==> flow/design.v <==
module HandwashSensor(
    input clk,
    input reset,
    input acceptLeftHandDistance,
    input [15:0] leftHandDistance,
    input acceptLeftHandGain,
    input [7:0] leftHandGain,
    input acceptRightHandDistance,
    input [15:0] rightHandDistance,
    input acceptRightHandGain,
    input [7:0] rightHandGain,
    output waterOn
);
reg [15:0] leftHandDistanceHeld;
 always@(posedge clk)  begin
     if(reset)
         leftHandDistanceHeld <= 0;
     else if(acceptLeftHandDistance)
         leftHandDistanceHeld <= leftHandDistance;
     else
         leftHandDistanceHeld <= leftHandDistanceHeld;
 end
reg [7:0] leftHandGainHeld;
 always@(posedge clk)  begin
     if(reset)
         leftHandGainHeld <= 0;
     else if(acceptLeftHandGain)
         leftHandGainHeld <= leftHandGain;
     else
         leftHandGainHeld <= leftHandGainHeld;
 end
reg [15:0] rightHandDistanceHeld;
 always@(posedge clk)  begin
     if(reset)
         rightHandDistanceHeld <= 0;
     else if(acceptRightHandDistance)
         rightHandDistanceHeld <= rightHandDistance;
     else
         rightHandDistanceHeld <= rightHandDistanceHeld;
 end
reg [7:0] rightHandGainHeld;
 always@(posedge clk)  begin
     if(reset)
         rightHandGainHeld <= 0;
     else if(acceptRightHandGain)
         rightHandGainHeld <= rightHandGain;
     else
         rightHandGainHeld <= rightHandGainHeld;
 end
wire [15:0] leftHand;
 wire [23:0] leftHandDistanceHeld_Mult_leftHandGainHeld;
 DSP48_AxB dsp_leftHandDistanceHeld_Mult_leftHandGainHeld(
     .CLK(clk),
     .A({ {9{1'b0}}, leftHandDistanceHeld}),
     .B({ {10{1'b0}}, leftHandGainHeld}),
     .P(leftHandDistanceHeld_Mult_leftHandGainHeld)
 );
 reg [16:0] leftHandDistanceHeld_Mult_leftHandGainHeld_ShiftR_7;
 always@(posedge clk) begin
     if(reset)
         leftHandDistanceHeld_Mult_leftHandGainHeld_ShiftR_7 <= 0;
     else
         leftHandDistanceHeld_Mult_leftHandGainHeld_ShiftR_7 <= leftHandDistanceHeld_Mult_leftHandGainHeld >> 7;
 end
 assign leftHand = leftHandDistanceHeld_Mult_leftHandGainHeld_ShiftR_7;
wire [15:0] rightHand;
 wire [23:0] rightHandDistanceHeld_Mult_rightHandGainHeld;
 DSP48_AxB dsp_rightHandDistanceHeld_Mult_rightHandGainHeld(
     .CLK(clk),
     .A({ {9{1'b0}}, rightHandDistanceHeld}),
     .B({ {10{1'b0}}, rightHandGainHeld}),
     .P(rightHandDistanceHeld_Mult_rightHandGainHeld)
 );
 reg [16:0] rightHandDistanceHeld_Mult_rightHandGainHeld_ShiftR_7;
 always@(posedge clk) begin
     if(reset)
         rightHandDistanceHeld_Mult_rightHandGainHeld_ShiftR_7 <= 0;
     else
         rightHandDistanceHeld_Mult_rightHandGainHeld_ShiftR_7 <= rightHandDistanceHeld_Mult_rightHandGainHeld >> 7;
 end
 assign rightHand = rightHandDistanceHeld_Mult_rightHandGainHeld_ShiftR_7;
parameter threshold = 1500;
assign waterOn = leftHand != 0 && rightHand != 0 && (leftHand < threshold || rightHand < threshold);
endmodule
module DSP48_AxB
   (CLK,
    A,
    B,
    P);
  input CLK;
  input [24:0]A;
  input [17:0]B;
  output [42:0]P;
assign P = A*B;
endmodule
* Step by step through the tools: HandwashSensor *
What the tools print for HandwashSensor, step after step.
Line numbers count from 1 in the design file above.
Operators carry their Yosys type and port widths (W data, S select, Z words).
A cell with -- has no value.

design
  top = HandwashSensor
  clock = clk
  standard-cell library = sky130hd
  timing corner = tt_025C_1v80

* Word-level counts *
Yosys after proc, flatten, opt, wreduce and memory -nomap, before mapping. Enables and synchronous resets that opt folds into registers are not counted as muxes. Memory bits, and registers merged into a memory's read port (data or address), are not among the register bits. Print and check cells are not counted. Equal cells are merged and count once.

storage and ports
  output and inout bits = 1
  flip-flop bits (word level) = 80

operators by class
  multipliers = 2
  magnitude comparators = 2
  reduce/logical cells = 5

operator list
  operator                count
  $mul A16 B8 Y23         2
  $lt A16 B11 Y1 const B  2
  $reduce_bool A16 Y1     2
  $logic_and A1 B1 Y1     2
  $logic_or A1 B1 Y1      1

* Longest topological paths *
Yosys ltp: most cells in a row. Word level: on the elaborated netlist, between registers, memories and ports. Mapped: between sequential cells and ports; inverters and the memories' decode and read muxes count.

logic depth
  word-level depth = 3
  ABC_AREA = 0
  depth in mapped cells = 19
  depth with buffers taken out = 17

* Synthesis result *
Yosys stat after the flow's synthesis: flattened, memories mapped to cells. It holds for the ABC_AREA given above (unset counts as 0); a run with the other value may have another netlist.
The area totals of this step are shown rounded.

cells by type
  cell type                  count
  sky130_fd_sc_hd__fa_1      164
  sky130_fd_sc_hd__dfxtp_1   80
  sky130_fd_sc_hd__and2_1    169
  sky130_fd_sc_hd__ha_1      78
  sky130_fd_sc_hd__inv_1     189
  sky130_fd_sc_hd__mux2i_1   48
  sky130_fd_sc_hd__nand2_1   105
  sky130_fd_sc_hd__nor2_1    93
  sky130_fd_sc_hd__xnor2_1   19
  sky130_fd_sc_hd__a21oi_1   30
  sky130_fd_sc_hd__clkbuf_1  31
  sky130_fd_sc_hd__xor2_1    12
  sky130_fd_sc_hd__o21ai_0   18
  sky130_fd_sc_hd__a21o_1    9
  sky130_fd_sc_hd__nand3_1   9
  sky130_fd_sc_hd__o21bai_1  6
  sky130_fd_sc_hd__nor2b_1   7
  sky130_fd_sc_hd__and3_1    6

Not listed: further types 35, cells in them 66.

mapped netlist
  flip-flop cells = 80
  cell count = 1,139
  synthesis area = 10,000 µm²
  buffers = 39

The figures by module come from a second, unflattened synthesis with its own total; it is not the netlist above.

second synthesis, totals
  cell total of the unflattened synthesis = 3,616
  area (unflattened synthesis) = 31,000 µm²

Each row is one instance without its submodules.

by module
  module          area (µm²)  cells  seq. area (µm²)  instances
  DSP48_AxB       14,000      1,684  0.0              2
  HandwashSensor  2,700       248    1,600            1

* Worst setup path after synthesis *
OpenSTA on the mapped netlist: ideal clock, no wires. The path of least setup slack (recovery checks aside). Input and output delay are each 20% of the period. Register names are those of the netlist, which keeps one name where synthesis merged equal registers.

path post-synthesis
  kind = register -> register
  start point = register leftHandGainHeld[2]
  end point = register leftHandDistanceHeld_Mult_leftHandGainHeld_ShiftR_7[14]
  buffers on the path = 1
  period = 7.0 ns
  path slack = 2.242 ns
  path delay = 4.759 ns
  launch time at the first pin = 0.000 ns
  driving pins on the path = 18
  data arrival time = 4.638 ns
  setup time = 0.121 ns
  synthesis period reached = 4.758 ns

"path delay" = arrival - input delay + setup time.
"driving pins on the path": output pins that drive a net of the path, with the launching flip-flop's if there is one; two outputs of one cell count as two.
"synthesis period reached" = period - worst setup slack (recovery checks aside). The figure is calculated, with input and output delays left at 20% of the set period.
The rows between start and end are the longest chain of elaborated cells between them; the timing report does not say that the signal goes this way. Where chains are equally long, one stands for them.
A line is the first line of the expression or statement that the cell stems from. Yosys adds cells for indexed reads and writes and turns some case tables into memories.
A register here has more assigning lines than the two given.

on the way, post-synthesis
  cells stage by stage = sky130_fd_sc_hd__dfxtp_1 > sky130_fd_sc_hd__clkbuf_1 > sky130_fd_sc_hd__nand2_1 > sky130_fd_sc_hd__fa_1 > sky130_fd_sc_hd__fa_1 > sky130_fd_sc_hd__inv_1 > sky130_fd_sc_hd__fa_1 > sky130_fd_sc_hd__inv_1 > sky130_fd_sc_hd__fa_1 > sky130_fd_sc_hd__inv_1 > sky130_fd_sc_hd__ha_1 > sky130_fd_sc_hd__a21oi_1 > sky130_fd_sc_hd__o21ai_0 > sky130_fd_sc_hd__a221oi_4 > sky130_fd_sc_hd__o21bai_1 > sky130_fd_sc_hd__a41o_1 > sky130_fd_sc_hd__a21oi_1 > sky130_fd_sc_hd__mux2_2
  cells in the longest elaborated chain = 1
  elaborated cells on any way between the ends = 1
  source lines of those cells = 1
  classes of those cells = mul: 1

ends and longest elaborated chain, post-synthesis
  element          line  RTL
  from (decl)      23    reg [7:0] leftHandGainHeld;
  from (assign)    28    leftHandGainHeld <= leftHandGain;
  from (assign)    30    leftHandGainHeld <= leftHandGainHeld;
  $mul A16 B8 Y23  94    assign P = A*B;
  to (assign)      61    leftHandDistanceHeld_Mult_leftHandGainHeld_ShiftR_7 <= 0;
  to (assign)      63    leftHandDistanceHeld_Mult_leftHandGainHeld_ShiftR_7 <= leftHandDistanceHeld_Mult_leftHandGainHeld >> 7;
  to (decl)        58    reg [16:0] leftHandDistanceHeld_Mult_leftHandGainHeld_ShiftR_7;

* Timing after layout *
From the final timing report of flow run 1: the path of least setup slack in the routed layout; clock arrival at registers is part of the times.

path post-layout
  kind = register -> register
  start point = register leftHandGainHeld[2]
  end point = register leftHandDistanceHeld_Mult_leftHandGainHeld_ShiftR_7[14]
  path slack = 0.26 ns
  driving pins on the path = 17
  data arrival time = 5.16 ns
  setup time = 0.11 ns
  period = 5.18 ns
  launch time at the first pin = 0.35 ns
  buffers on the path = 1

The rows between start and end are the longest chain of elaborated cells between them; the timing report does not say that the signal goes this way. Where chains are equally long, one stands for them.
A register here has more assigning lines than the two given.

on the way, post-layout
  cells stage by stage = sky130_fd_sc_hd__dfxtp_1 > sky130_fd_sc_hd__buf_4 > sky130_fd_sc_hd__and2_1 > sky130_fd_sc_hd__fa_1 > sky130_fd_sc_hd__fa_1 > sky130_fd_sc_hd__fa_1 > sky130_fd_sc_hd__inv_1 > sky130_fd_sc_hd__fa_1 > sky130_fd_sc_hd__inv_1 > sky130_fd_sc_hd__ha_1 > sky130_fd_sc_hd__and3_1 > sky130_fd_sc_hd__and3_1 > sky130_fd_sc_hd__a221oi_4 > sky130_fd_sc_hd__o21bai_1 > sky130_fd_sc_hd__a41o_1 > sky130_fd_sc_hd__a21oi_1 > sky130_fd_sc_hd__mux2_2
  cells in the longest elaborated chain = 1
  elaborated cells on any way between the ends = 1
  source lines of those cells = 1
  classes of those cells = mul: 1

ends and longest elaborated chain, post-layout
  element          line  RTL
  from (decl)      23    reg [7:0] leftHandGainHeld;
  from (assign)    28    leftHandGainHeld <= leftHandGain;
  from (assign)    30    leftHandGainHeld <= leftHandGainHeld;
  $mul A16 B8 Y23  94    assign P = A*B;
  to (assign)      61    leftHandDistanceHeld_Mult_leftHandGainHeld_ShiftR_7 <= 0;
  to (assign)      63    leftHandDistanceHeld_Mult_leftHandGainHeld_ShiftR_7 <= leftHandDistanceHeld_Mult_leftHandGainHeld >> 7;
  to (decl)        58    reg [16:0] leftHandDistanceHeld_Mult_leftHandGainHeld_ShiftR_7;

Lab notebook: HandwashSensor

Module HandwashSensor, platform sky130hd: 6 stored runs of the flow (Yosys, OpenROAD) with differing settings, in no particular order. Input and output delays are each 20% of the period that was set; the output load is 0.01 pF.
"time of the worst setup path" is the time allowed to the run's worst setup path (the clock period less input and output delay, where it has them) less its slack. Clock arrival times count: a late capture clock shortens it, a late launch clock lengthens it.
Results are given in rounded form.
A setting shown as . is not set for that run.

name                                    flow run 1            flow run 2            flow run 3            flow run 4            flow run 5            flow run 6
CORE_UTILIZATION                        48                    39                    35                    41                    35                    41
period_ns                               5.18                  3.64                  5.46                  6.45                  3.64                  7.0
CAP_MARGIN                              20                    30                    35                    35                    35                    40
CORE_MARGIN                             2                     2                     2                     2                     2                     10
SLEW_MARGIN                             20                    20                    0                     0                     20                    35
CELL_PAD_IN_SITES_DETAIL_PLACEMENT      .                     2                     .                     0                     2                     .
CORE_ASPECT_RATIO                       .                     1.68                  1.62                  .                     1.68                  1.55
CTS_CLUSTER_DIAMETER                    .                     177                   .                     .                     177                   73
CTS_CLUSTER_SIZE                        .                     88                    88                    68                    88                    .
GPL_ROUTABILITY_DRIVEN                  .                     1                     0                     .                     1                     0
GPL_TIMING_DRIVEN                       .                     1                     0                     .                     1                     1
MAX_ROUTING_LAYER                       .                     met5                  met5                  .                     met5                  .
MIN_ROUTING_LAYER                       .                     met2                  .                     .                     met2                  met1
TNS_END_PERCENT                         .                     20                    20                    70                    20                    .
PLACE_DENSITY_LB_ADDON                  .                     .                     0.08                  0.05                  0.08                  .
SETUP_SLACK_MARGIN                      .                     .                     .                     -0.33                 .                     1.5
HOLD_SLACK_MARGIN                       .                     .                     .                     .                     .                     0.29
PLACE_DENSITY                           .                     .                     .                     .                     .                     0.53
post-route setup TNS (ns)               0.000                 -37                   0.000                 0.000                 -25                   0.000
mapped cell area after synthesis (µm²)  10,000                10,000                10,000                10,000                10,000                10,000
final utilization (%)                   55                    53                    40                    47                    47                    46
standard-cell area after layout (µm²)   11,000                14,000                12,000                11,000                14,000                11,000
smallest setup slack (ns)               0.26                  -1.6                  0.20                  1.4                   -1.2                  1.9
die outline area (µm²)                  23,000                28,000                31,000                26,000                31,000                32,000
time of the worst setup path (ns)       4.92                  5.23                  5.26                  5.09                  4.81                  5.12
worst setup path kind                   register -> register  register -> register  register -> register  register -> register  register -> register  register -> register
